==> flow/design.v <==
module router_top (
    input clock,
    input resetn,
    input packet_valid,
    input [7:0] data_in,
    input read_enb_0, read_enb_1, read_enb_2,
    output [7:0] data_out_0, data_out_1, data_out_2,
    output vld_out_0, vld_out_1, vld_out_2,
    output err,
    output busy
);
    wire [7:0] dout;
    wire [2:0] write_enb;
    wire [2:0] soft_reset;
    wire write_enb_reg;
    wire [2:0] read_enb;
    wire [2:0] empty;
    wire [2:0] full;
    wire lfd_state;
    wire detect_add;
    wire ld_state;
    wire laf_state;
    wire full_state;
    wire fifo_full;
    wire rst_int_reg;
    wire parity_done;
    wire low_packet_valid;
    assign read_enb = {read_enb_2, read_enb_1, read_enb_0};
    router_fsm FSM (.clock(clock), .resetn(resetn), .packet_valid(packet_valid), .data_in(data_in), .parity_done(parity_done), .soft_reset_0(soft_reset[0]), .soft_reset_1(soft_reset[1]), .soft_reset_2(soft_reset[2]), .fifo_full(fifo_full), .low_packet_valid(low_packet_valid), .fifo_empty_0(empty[0]), .fifo_empty_1(empty[1]), .fifo_empty_2(empty[2]), .detect_add(detect_add), .ld_state(ld_state), .laf_state(laf_state), .lfd_state(lfd_state), .full_state(full_state), .write_enb_reg(write_enb_reg), .rst_int_reg(rst_int_reg), .busy(busy));
    router_register REG (.clock(clock), .resetn(resetn), .packet_valid(packet_valid), .data_in(data_in), .fifo_full(fifo_full), .detect_add(detect_add), .ld_state(ld_state), .laf_state(laf_state), .full_state(full_state), .lfd_state(lfd_state), .rst_int_reg(rst_int_reg), .err(err), .parity_done(parity_done), .low_packet_valid(low_packet_valid), .dout(dout));
    router_sync SYNC (.clock(clock), .resetn(resetn), .data_in(data_in), .detect_add(detect_add), .write_enb_reg(write_enb_reg), .read_enb_0(read_enb_0), .read_enb_1(read_enb_1), .read_enb_2(read_enb_2), .write_enb(write_enb), .fifo_full(fifo_full), .full_0(full[0]), .full_1(full[1]), .full_2(full[2]), .empty_0(empty[0]), .empty_1(empty[1]), .empty_2(empty[2]), .soft_reset_0(soft_reset[0]), .soft_reset_1(soft_reset[1]), .soft_reset_2(soft_reset[2]), .vld_out_0(vld_out_0), .vld_out_1(vld_out_1), .vld_out_2(vld_out_2));
    router_fifo FIFO0 (.clock(clock), .resetn(resetn), .soft_reset(soft_reset[0]), .write_enb(write_enb[0]), .read_enb(read_enb[0]), .data_in({lfd_state, dout}), .lfd_state(lfd_state), .full(full[0]), .empty(empty[0]), .data_out(data_out_0));
    router_fifo FIFO1 (.clock(clock), .resetn(resetn), .soft_reset(soft_reset[1]), .write_enb(write_enb[1]), .read_enb(read_enb[1]), .data_in({lfd_state, dout}), .lfd_state(lfd_state), .full(full[1]), .empty(empty[1]), .data_out(data_out_1));
    router_fifo FIFO2 (.clock(clock), .resetn(resetn), .soft_reset(soft_reset[2]), .write_enb(write_enb[2]), .read_enb(read_enb[2]), .data_in({lfd_state, dout}), .lfd_state(lfd_state), .full(full[2]), .empty(empty[2]), .data_out(data_out_2));
endmodule
module router_fsm (
    input clock, resetn,
    input packet_valid,
    input [7:0] data_in,
    input fifo_full, fifo_empty_0, fifo_empty_1, fifo_empty_2,
    input soft_reset_0, soft_reset_1, soft_reset_2,
    input parity_done, low_packet_valid,
    output reg detect_add, ld_state, laf_state, lfd_state, full_state,
    output reg write_enb_reg, rst_int_reg, busy
);
    parameter DECODE_ADDRESS = 3'b000,
              LOAD_FIRST_DATA = 3'b001,
              LOAD_DATA = 3'b010,
              LOAD_PARITY = 3'b011,
              FIFO_FULL_STATE = 3'b100,
              LOAD_AFTER_FULL = 3'b101,
              DECODE_ADDRESS_WAIT = 3'b110,
              CHECK_PARITY_ERROR = 3'b111;
    reg [2:0] state, next_state;
    reg [1:0] addr;
    always @(posedge clock) begin
        if (~resetn)
            state <= DECODE_ADDRESS;
        else if ((soft_reset_0 && addr == 2'b00) ||
                 (soft_reset_1 && addr == 2'b01) ||
                 (soft_reset_2 && addr == 2'b10))
            state <= DECODE_ADDRESS;
        else
            state <= next_state;
    end
    always @(posedge clock) begin
        if (~resetn)
            addr <= 2'b00;
        else if (detect_add)
            addr <= data_in[1:0];
    end
    always @(*) begin
        next_state = state;
        case (state)
            DECODE_ADDRESS: begin
                if ((packet_valid && (data_in[1:0] == 2'b00) && fifo_empty_0) ||
                    (packet_valid && (data_in[1:0] == 2'b01) && fifo_empty_1) ||
                    (packet_valid && (data_in[1:0] == 2'b10) && fifo_empty_2))
                    next_state = LOAD_FIRST_DATA;
                else if ((packet_valid && (data_in[1:0] == 2'b00) && ~fifo_empty_0) ||
                         (packet_valid && (data_in[1:0] == 2'b01) && ~fifo_empty_1) ||
                         (packet_valid && (data_in[1:0] == 2'b10) && ~fifo_empty_2))
                    next_state = DECODE_ADDRESS_WAIT;
            end
            DECODE_ADDRESS_WAIT: begin
                if ((addr == 2'b00 && fifo_empty_0) ||
                    (addr == 2'b01 && fifo_empty_1) ||
                    (addr == 2'b10 && fifo_empty_2))
                    next_state = LOAD_FIRST_DATA;
            end
            LOAD_FIRST_DATA: begin
                if (fifo_full)
                    next_state = FIFO_FULL_STATE;
                else
                    next_state = LOAD_DATA;
            end
            LOAD_DATA: begin
                if (fifo_full)
                    next_state = FIFO_FULL_STATE;
                else if (~packet_valid)
                    next_state = LOAD_PARITY;
            end
            LOAD_PARITY: begin
                next_state = CHECK_PARITY_ERROR;
            end
            FIFO_FULL_STATE: begin
                if (~fifo_full)
                    next_state = LOAD_AFTER_FULL;
            end
            LOAD_AFTER_FULL: begin
                if (~parity_done && low_packet_valid)
                    next_state = LOAD_PARITY;
                else if (~parity_done && ~low_packet_valid)
                    next_state = LOAD_DATA;
                else if (parity_done)
                    next_state = DECODE_ADDRESS;
            end
            CHECK_PARITY_ERROR: begin
                if (~fifo_full)
                    next_state = DECODE_ADDRESS;
                else
                    next_state = FIFO_FULL_STATE;
            end
        endcase
    end
    always @(*) begin
        detect_add = 0;
        ld_state = 0;
        laf_state = 0;
        lfd_state = 0;
        full_state = 0;
        write_enb_reg = 0;
        rst_int_reg = 0;
        busy = 0;
        case (state)
            DECODE_ADDRESS: begin
                detect_add = 1;
            end
            DECODE_ADDRESS_WAIT: begin
                detect_add = 1;
            end
            LOAD_FIRST_DATA: begin
                lfd_state = 1;
                busy = 1;
            end
            LOAD_DATA: begin
                ld_state = 1;
                write_enb_reg = 1;
                busy = 1;
            end
            LOAD_PARITY: begin
                busy = 1;
            end
            FIFO_FULL_STATE: begin
                full_state = 1;
                busy = 1;
            end
            LOAD_AFTER_FULL: begin
                laf_state = 1;
                busy = 1;
            end
            CHECK_PARITY_ERROR: begin
                rst_int_reg = 1;
                busy = 1;
            end
        endcase
    end
endmodule
module router_register (
    input clock, resetn, packet_valid,
    input [7:0] data_in,
    input fifo_full, detect_add, ld_state, laf_state, full_state, lfd_state, rst_int_reg,
    output reg err, parity_done, low_packet_valid,
    output reg [7:0] dout
);
    reg [7:0] hold_header_byte, fifo_full_header_byte, internal_parity, packet_parity_byte;
    reg [7:0] fifo_full_data_reg;  
    reg [5:0] count;  
    always @(posedge clock) begin
        if (~resetn)
            hold_header_byte <= 8'b0;
        else if (detect_add && packet_valid)
            hold_header_byte <= data_in;
    end
    always @(posedge clock) begin
        if (~resetn)
            fifo_full_header_byte <= 8'b0;
        else if (detect_add && packet_valid)
            fifo_full_header_byte <= data_in;
    end
    always @(posedge clock) begin
        if (~resetn)
            fifo_full_data_reg <= 8'b0;
        else if (ld_state && fifo_full)
            fifo_full_data_reg <= data_in;
    end
    always @(*) begin
        if (lfd_state)
            dout = hold_header_byte;
        else if (ld_state && ~fifo_full)
            dout = data_in;
        else if (ld_state && fifo_full)
            dout = fifo_full_data_reg;
        else if (laf_state)
            dout = fifo_full_header_byte;
        else
            dout = 8'b0;
    end
    always @(posedge clock) begin
        if (~resetn)
            internal_parity <= 8'b0;
        else if (detect_add)
            internal_parity <= 8'b0;
        else if (lfd_state && packet_valid)
            internal_parity <= internal_parity ^ hold_header_byte;
        else if (ld_state && packet_valid && ~full_state)
            internal_parity <= internal_parity ^ data_in;
    end
    always @(posedge clock) begin
        if (~resetn)
            packet_parity_byte <= 8'b0;
        else if (detect_add && packet_valid)
            packet_parity_byte <= 8'b0;
        else if ((ld_state && ~packet_valid) || (laf_state && ~packet_valid && ~parity_done))
            packet_parity_byte <= data_in;
    end
    always @(posedge clock) begin
        if (~resetn)
            count <= 6'b0;
        else if (detect_add)
            count <= data_in[7:2];  
        else if (ld_state && packet_valid)
            count <= count - 1;
    end
    always @(posedge clock) begin
        if (~resetn)
            low_packet_valid <= 0;
        else
            low_packet_valid <= ~packet_valid;
    end
    always @(posedge clock) begin
        if (~resetn)
            parity_done <= 0;
        else if (detect_add)
            parity_done <= 0;
        else if ((count == 0) && (ld_state || laf_state) && (~packet_valid))
            parity_done <= 1;
    end
    always @(posedge clock) begin
        if (~resetn)
            err <= 0;
        else if (rst_int_reg)
            err <= 0;
        else if (parity_done)
            err <= (internal_parity != packet_parity_byte);
    end
endmodule
module router_sync (
    input clock, resetn,
    input [7:0] data_in,
    input detect_add, write_enb_reg,
    input read_enb_0, read_enb_1, read_enb_2,
    input empty_0, empty_1, empty_2,
    input full_0, full_1, full_2,
    output reg [2:0] write_enb,
    output reg fifo_full,
    output reg vld_out_0, vld_out_1, vld_out_2,
    output reg soft_reset_0, soft_reset_1, soft_reset_2
);
    reg [1:0] internal_addr;
    reg [4:0] timer_0, timer_1, timer_2;  
    always @(posedge clock) begin
        if (~resetn)
            internal_addr <= 2'b0;
        else if (detect_add)
            internal_addr <= data_in[1:0];
    end
    always @(*) begin
        case (internal_addr)
            2'b00: write_enb = {2'b0, write_enb_reg};
            2'b01: write_enb = {1'b0, write_enb_reg, 1'b0};
            2'b10: write_enb = {write_enb_reg, 2'b0};
            default: write_enb = 3'b0;
        endcase
    end
    always @(*) begin
        case (internal_addr)
            2'b00: fifo_full = full_0;
            2'b01: fifo_full = full_1;
            2'b10: fifo_full = full_2;
            default: fifo_full = 0;
        endcase
    end
    always @(posedge clock) begin
        if (~resetn) begin
            vld_out_0 <= 0;
            timer_0 <= 0;
            soft_reset_0 <= 0;
        end else begin
            if (~empty_0)
                vld_out_0 <= 1;
            else
                vld_out_0 <= 0;
            if (vld_out_0 && ~read_enb_0)
                timer_0 <= timer_0 + 1;
            else
                timer_0 <= 0;
            if (timer_0 == 29) begin
                soft_reset_0 <= 1;
                vld_out_0 <= 0;
                timer_0 <= 0;
            end else
                soft_reset_0 <= 0;
        end
    end
    always @(posedge clock) begin
        if (~resetn) begin
            vld_out_1 <= 0;
            timer_1 <= 0;
            soft_reset_1 <= 0;
        end else begin
            if (~empty_1)
                vld_out_1 <= 1;
            else
                vld_out_1 <= 0;
            if (vld_out_1 && ~read_enb_1)
                timer_1 <= timer_1 + 1;
            else
                timer_1 <= 0;
            if (timer_1 == 29) begin
                soft_reset_1 <= 1;
                vld_out_1 <= 0;
                timer_1 <= 0;
            end else
                soft_reset_1 <= 0;
        end
    end
    always @(posedge clock) begin
        if (~resetn) begin
            vld_out_2 <= 0;
            timer_2 <= 0;
            soft_reset_2 <= 0;
        end else begin
            if (~empty_2)
                vld_out_2 <= 1;
            else
                vld_out_2 <= 0;
            if (vld_out_2 && ~read_enb_2)
                timer_2 <= timer_2 + 1;
            else
                timer_2 <= 0;
            if (timer_2 == 29) begin
                soft_reset_2 <= 1;
                vld_out_2 <= 0;
                timer_2 <= 0;
            end else
                soft_reset_2 <= 0;
        end
    end
endmodule
module router_fifo (
    input clock, resetn, soft_reset,
    input write_enb, read_enb, lfd_state,
    input [8:0] data_in,  
    output reg [7:0] data_out,  
    output reg full, empty
);
    reg [8:0] mem [15:0];  
    reg [3:0] wr_ptr, rd_ptr;  
    reg [4:0] count;  
    always @(posedge clock) begin
        if (~resetn || soft_reset)
            wr_ptr <= 0;
        else if (write_enb && ~full)
            wr_ptr <= wr_ptr + 1;
    end
    always @(posedge clock) begin
        if (~resetn || soft_reset)
            rd_ptr <= 0;
        else if (read_enb && ~empty)
            rd_ptr <= rd_ptr + 1;
    end
    always @(posedge clock) begin
        if (~resetn || soft_reset)
            count <= 0;
        else begin
            case ({write_enb & ~full, read_enb & ~empty})
                2'b10: count <= count + 1;
                2'b01: count <= count - 1;
                default: count <= count;
            endcase
        end
    end
    always @(*) begin
        full = (count == 16);
        empty = (count == 0);
    end
    always @(posedge clock) begin
        if (write_enb && ~full)
            mem[wr_ptr] <= data_in;
    end
    always @(posedge clock) begin
        if (~resetn)
            data_out <= 8'b0;
        else if (soft_reset)
            data_out <= 8'b0;
        else if (read_enb && ~empty)
            data_out <= mem[rd_ptr][7:0];
        else if (empty)
            data_out <= 8'b0;
    end
endmodule
Step by step through the tools: router_top
What the tools print for router_top, step after step.
Line numbers count from 1 in the design file above.
Cell names lack the library's common part.
Not given: -

inputs
  top = router_top
  clock input = clock
  standard-cell library = sky130hd
  timing corner = tt_025C_1v80

Word level
Counts by Yosys on the flattened word-level netlist (proc, flatten, opt, wreduce; memories kept). Print and check cells are left out. Cells with the same type and inputs are merged into one.
Yosys's memory passes give these memory sizes; they may raise the number of words (mostly to a power of two), join words into wider ones and drop unused or constant bits.

bit counts
  bits in registers = 130
  memory bits (writable) = 432
  bits in read-only memories = 64
  word width x clocked read ports = 35
  memory cells = 4
  input bits = 14
  output and inout bits = 29
  cells after elaboration = 239

memories
  memory           depth  width  rd ports  write ports  RTL line  RTL
  FIFO0.mem        16     9      1         1            368       reg [8:0] mem [15:0];
  FIFO1.mem        16     9      1         1            368
  FIFO2.mem        16     9      1         1            368
  (no name shown)  8      8      1         0            135       case (state)

operators by class
  add/subtract/negate cells = 16
  equal/unequal tests = 29
  muxes and demuxes = 54
  bitwise logic cells = 26
  reductions and logical operators = 79

operators by type and width
  kind                                       number
  two-way mux 8 bit                          12
  two-way mux 3 bit                          13
  logical AND 1 bit                          37
  two-way mux 4 bit                          9
  adder 5 x 1 -> 5 bit with constant B       6
  == test 5 bit with constant B              6
  parallel mux 5 bit (select 2 bit)          3
  two-way mux 9 bit                          3
  adder 4 x 1 -> 4 bit with constant B       6
  parallel mux 3 bit (select 8 bit)          1
  OR reduction 2 bit                         10
  NOT 1 bit                                  18
  nonzero test 2 bit                         8
  bitwise XOR 8 bit                          2
  subtractor 5 x 1 -> 5 bit with constant B  3
  logical NOT 5 bit                          3
  logical OR 1 bit                           13
  == test 3 bit with constant B              4
  two-way mux 6 bit                          2
  == test 2 x 1 -> 1 bit with constant B     5
  == test 2 bit with constant B              5
  OR reduction 3 bit                         3
  parallel mux 3 bit (select 3 bit)          1
  two-way mux 1 bit                          9
  != test 8 bit                              1
  AND 1 bit                                  6
  == test 3 x 2 -> 1 bit with constant B     2
  subtractor 6 x 1 -> 6 bit with constant B  1

Other operator kinds: 11; their cells: 12.

Longest topological paths
Longest topological path by Yosys (ltp), each cell counted once; first at word level (registers and memories cut), then after technology mapping (sequential cells cut; the memories' decode and read muxes count).

depth
  depth in word-level cells = 10
  ABC_AREA = 0
  mapped depth = 14
  gate-level depth less buffers = 13

Synthesis result
Source: synth_stat.txt of the flow (Yosys; design flattened, memories mapped). It holds for the ABC_AREA given above (unset counts as 0); a run with the other value may have another netlist.
The area totals of this step are shown rounded.

mapped netlist
  mapped cells = 1322
  synthesis area = 21300 sq um
  sequential area = 14500 sq um
  flip-flops = 533
  buffer cells = 67

cells by type
  cell type  number  area in all (sq um)
  edfxtp_1   384     1.15E+04
  dfxtp_1    149     2.98E+03
  mux4_2     120     2.7E+03
  nor2_1     172     645.619
  mux2i_1    49      490.47
  ha_1       34      425.408
  xor2_1     37      324.061
  a21oi_1    47      235.226
  nand2_1    54      202.694
  xnor2_1    23      201.443
  clkbuf_1   45      168.912
  nand3_1    27      135.13
  inv_1      28      105.101
  nand2b_1   15      93.84
  nor3_1     16      80.077
  o21ai_0    14      70.067
  nand4_1    11      68.816
  a21o_1     8       60.058

Not listed: further types 36, cells in them 89.
The figures by module come from a second, unflattened synthesis with its own total; it is not the netlist above.

unflattened totals
  cell total of the unflattened synthesis = 1401
  area (unflattened synthesis) = 22100 sq um

Each row is one instance without its submodules.

modules
  module           instances  cells  area (sq um)  sequential area (sq um)
  router_fifo      3          336    6170          4340
  router_register  1          228    1970          821
  router_sync      1          88     888           460
  router_fsm       1          77     768           240
  router_top       1          0      0.0           0.0

Timing after synthesis
Source: OpenSTA report_checks on the synthesized netlist (no wires, ideal clock, input and output delay 20% of the period each), path of least setup slack; recovery checks are left aside. Register names are those of the netlist, which keeps one name where synthesis merged equal registers.

timing post-synthesis
  path type = register to register
  start point = register FIFO1.count[0]
  end point = memory FIFO0.mem[0][5]
  clock period = 5.0 ns
  setup time = 0.578 ns
  launch time at the first pin = 0.000 ns
  arrival = 3.422 ns
  data required time = 4.422 ns
  setup slack = 1.001 ns
  path delay = 4.000 ns
  stages on the path = 8
  buffers on the path = 2
  synthesis period reached = 3.999 ns

"path delay" is the arrival time less input delay plus setup time.
"stages on the path": output pins that drive a net of the path, with the launching flip-flop's if there is one; two outputs of one cell count as two.
"synthesis period reached" is the clock period less the worst setup slack; recovery checks do not enter. This is arithmetic on one report: input and output delays are still those of the set period (20% each).
The rows between start and end are the longest chain of elaborated cells between them; the timing report does not say that the signal goes this way. Where chains are equally long, one stands for them.
A line is the first line of the expression or statement that the cell stems from. Yosys adds cells for indexed reads and writes and turns some case tables into memories.
At most two assigning lines are given for a register; there are more.

on the way, post-synthesis
  cells stage by stage = dfxtp_1 -> nor4_2 -> a32oi_1 -> nand2_1 -> buf_6 -> buf_2 -> mux2i_1 -> o21ai_0
  cells in the longest elaborated chain = 7
  elaborated cells on any way between the ends = 9
  those cells by class = eq/ne: 1; mux: 5; logic: 1; reduce/logical: 2

RTL lines, path post-synthesis
  what                               RTL line  RTL
  start, declared                    370       reg [4:0] count;
  start, assigned                    388       2'b10: count <= count + 1;
  start, assigned                    389       2'b01: count <= count - 1;
  == test 5 bit                      395       full = (count == 16);
  parallel mux 1 bit (select 3 bit)  287       case (internal_addr)
  logical AND 1 bit                  202       else if (ld_state && fifo_full)
  two-way mux 8 bit                  202
  two-way mux 8 bit                  200       else if (ld_state && ~fifo_full)
  two-way mux 8 bit                  198       if (lfd_state)
  two-way mux 9 bit                  399       if (write_enb && ~full)
  end, declared                      368       reg [8:0] mem [15:0];

Worst path after layout
Path of least setup slack in the final report of record 1 (OpenROAD, finished layout, wires in). Where an end is a register, its clock arrival counts in the times.

timing after layout
  path type = register to register
  start point = register FIFO1.count[0]
  end point = register FIFO1.count[4]
  clock period = 3.58 ns
  setup time = 0.06 ns
  launch time at the first pin = 0.63 ns
  arrival = 3.70 ns
  data required time = 4.15 ns
  setup slack = 0.45 ns
  stages on the path = 11
  buffers on the path = 0

The rows between start and end are the longest chain of elaborated cells between them; the timing report does not say that the signal goes this way. Where chains are equally long, one stands for them.
At most two assigning lines are given for a register; there are more.

on the way, after layout
  cells stage by stage = dfxtp_1 -> or4_4 -> nor2_1 -> nor2b_1 -> ha_1 -> fa_1 -> a21o_1 -> a21oi_1 -> xor2_1 -> or3_1 -> a21oi_1
  cells in the longest elaborated chain = 5
  elaborated cells on any way between the ends = 12
  those cells by class = add/sub: 2; eq/ne: 3; mux: 1; logic: 4; reduce/logical: 2

RTL lines, path after layout
  what                               RTL line  RTL
  start, declared                    370       reg [4:0] count;
  start, assigned                    388       2'b10: count <= count + 1;
  start, assigned                    389       2'b01: count <= count - 1;
  logical NOT 5 bit                  396       empty = (count == 0);
  NOT 1 bit                          387       case ({write_enb & ~full, read_enb & ~empty})
  AND 1 bit                          387
  == test 2 x 1 -> 1 bit             387
  parallel mux 5 bit (select 2 bit)  387
  end, assigned                      388
  end, assigned                      389
  end, declared                      370

Subject: flow runs of router_top

Hi,

Record of 3 stored runs of the RTL-to-layout flow on router_top, platform sky130hd. The runs are unordered. Constraints: input delay and output delay 20% of the set period each, output load 0.01 pF.
By "achieved clock period" is meant the clock period of the run minus its worst setup slack. This is arithmetic on one report: input and output delays are still those of the set period (20% each).
"worst setup path time": the worst setup path's part of the clock period (all of it between registers, 20% less for each end at a port) less its slack. A launch clock that arrives late makes it longer, a capture clock that arrives late makes it shorter.
"total power after layout": no workload was simulated; the value follows from the tool's default switching activity.
The results are shown rounded.
Among the settings, - means not set for that run.

setting or result                                          record 1              record 2              record 3
ABC_AREA                                                   0                     -                     -
CELL_PAD_IN_SITES_DETAIL_PLACEMENT                         1                     0                     -
CORE_UTILIZATION                                           36                    40                    40
CTS_CLUSTER_DIAMETER                                       81                    47                    305
CTS_CLUSTER_SIZE                                           32                    92                    -
GPL_TIMING_DRIVEN                                          1                     -                     0
MAX_ROUTING_LAYER                                          met5                  -                     met4
MIN_ROUTING_LAYER                                          met2                  met2                  -
PLACE_DENSITY                                              0.47                  -                     -
SETUP_SLACK_MARGIN                                         -0.35                 -                     -
SLEW_MARGIN                                                35                    30                    20
TNS_END_PERCENT                                            95                    -                     10
period_ns                                                  3.58                  3.05                  5.49
CAP_MARGIN                                                 20                    20                    0
CORE_MARGIN                                                2                     8                     8
CELL_PAD_IN_SITES_GLOBAL_PLACEMENT                         -                     1                     1
GPL_ROUTABILITY_DRIVEN                                     -                     0                     0
PLACE_DENSITY_LB_ADDON                                     -                     0.12                  -
area of the standard cells in the finished layout (sq um)  24200                 25400                 24900
worst-case hold slack (ns)                                 0.402                 0.413                 0.405
area of the synthesized netlist (sq um)                    21300                 21300                 21300
achieved clock period (ns)                                 3.133                 2.884                 3.598
total power after layout (uW)                              14400                 19600                 10500
utilization of the finished layout                         0.412                 0.482                 0.472
worst setup path time (ns)                                 3.13                  2.88                  3.60
worst setup path type                                      register to register  register to register  register to register
summed negative setup slack (ns)                           0.000                 0.000                 0.000
area inside the die boundary (sq um)                       61100                 60900                 60900
smallest setup slack (ns)                                  0.447                 0.166                 1.89

Regards
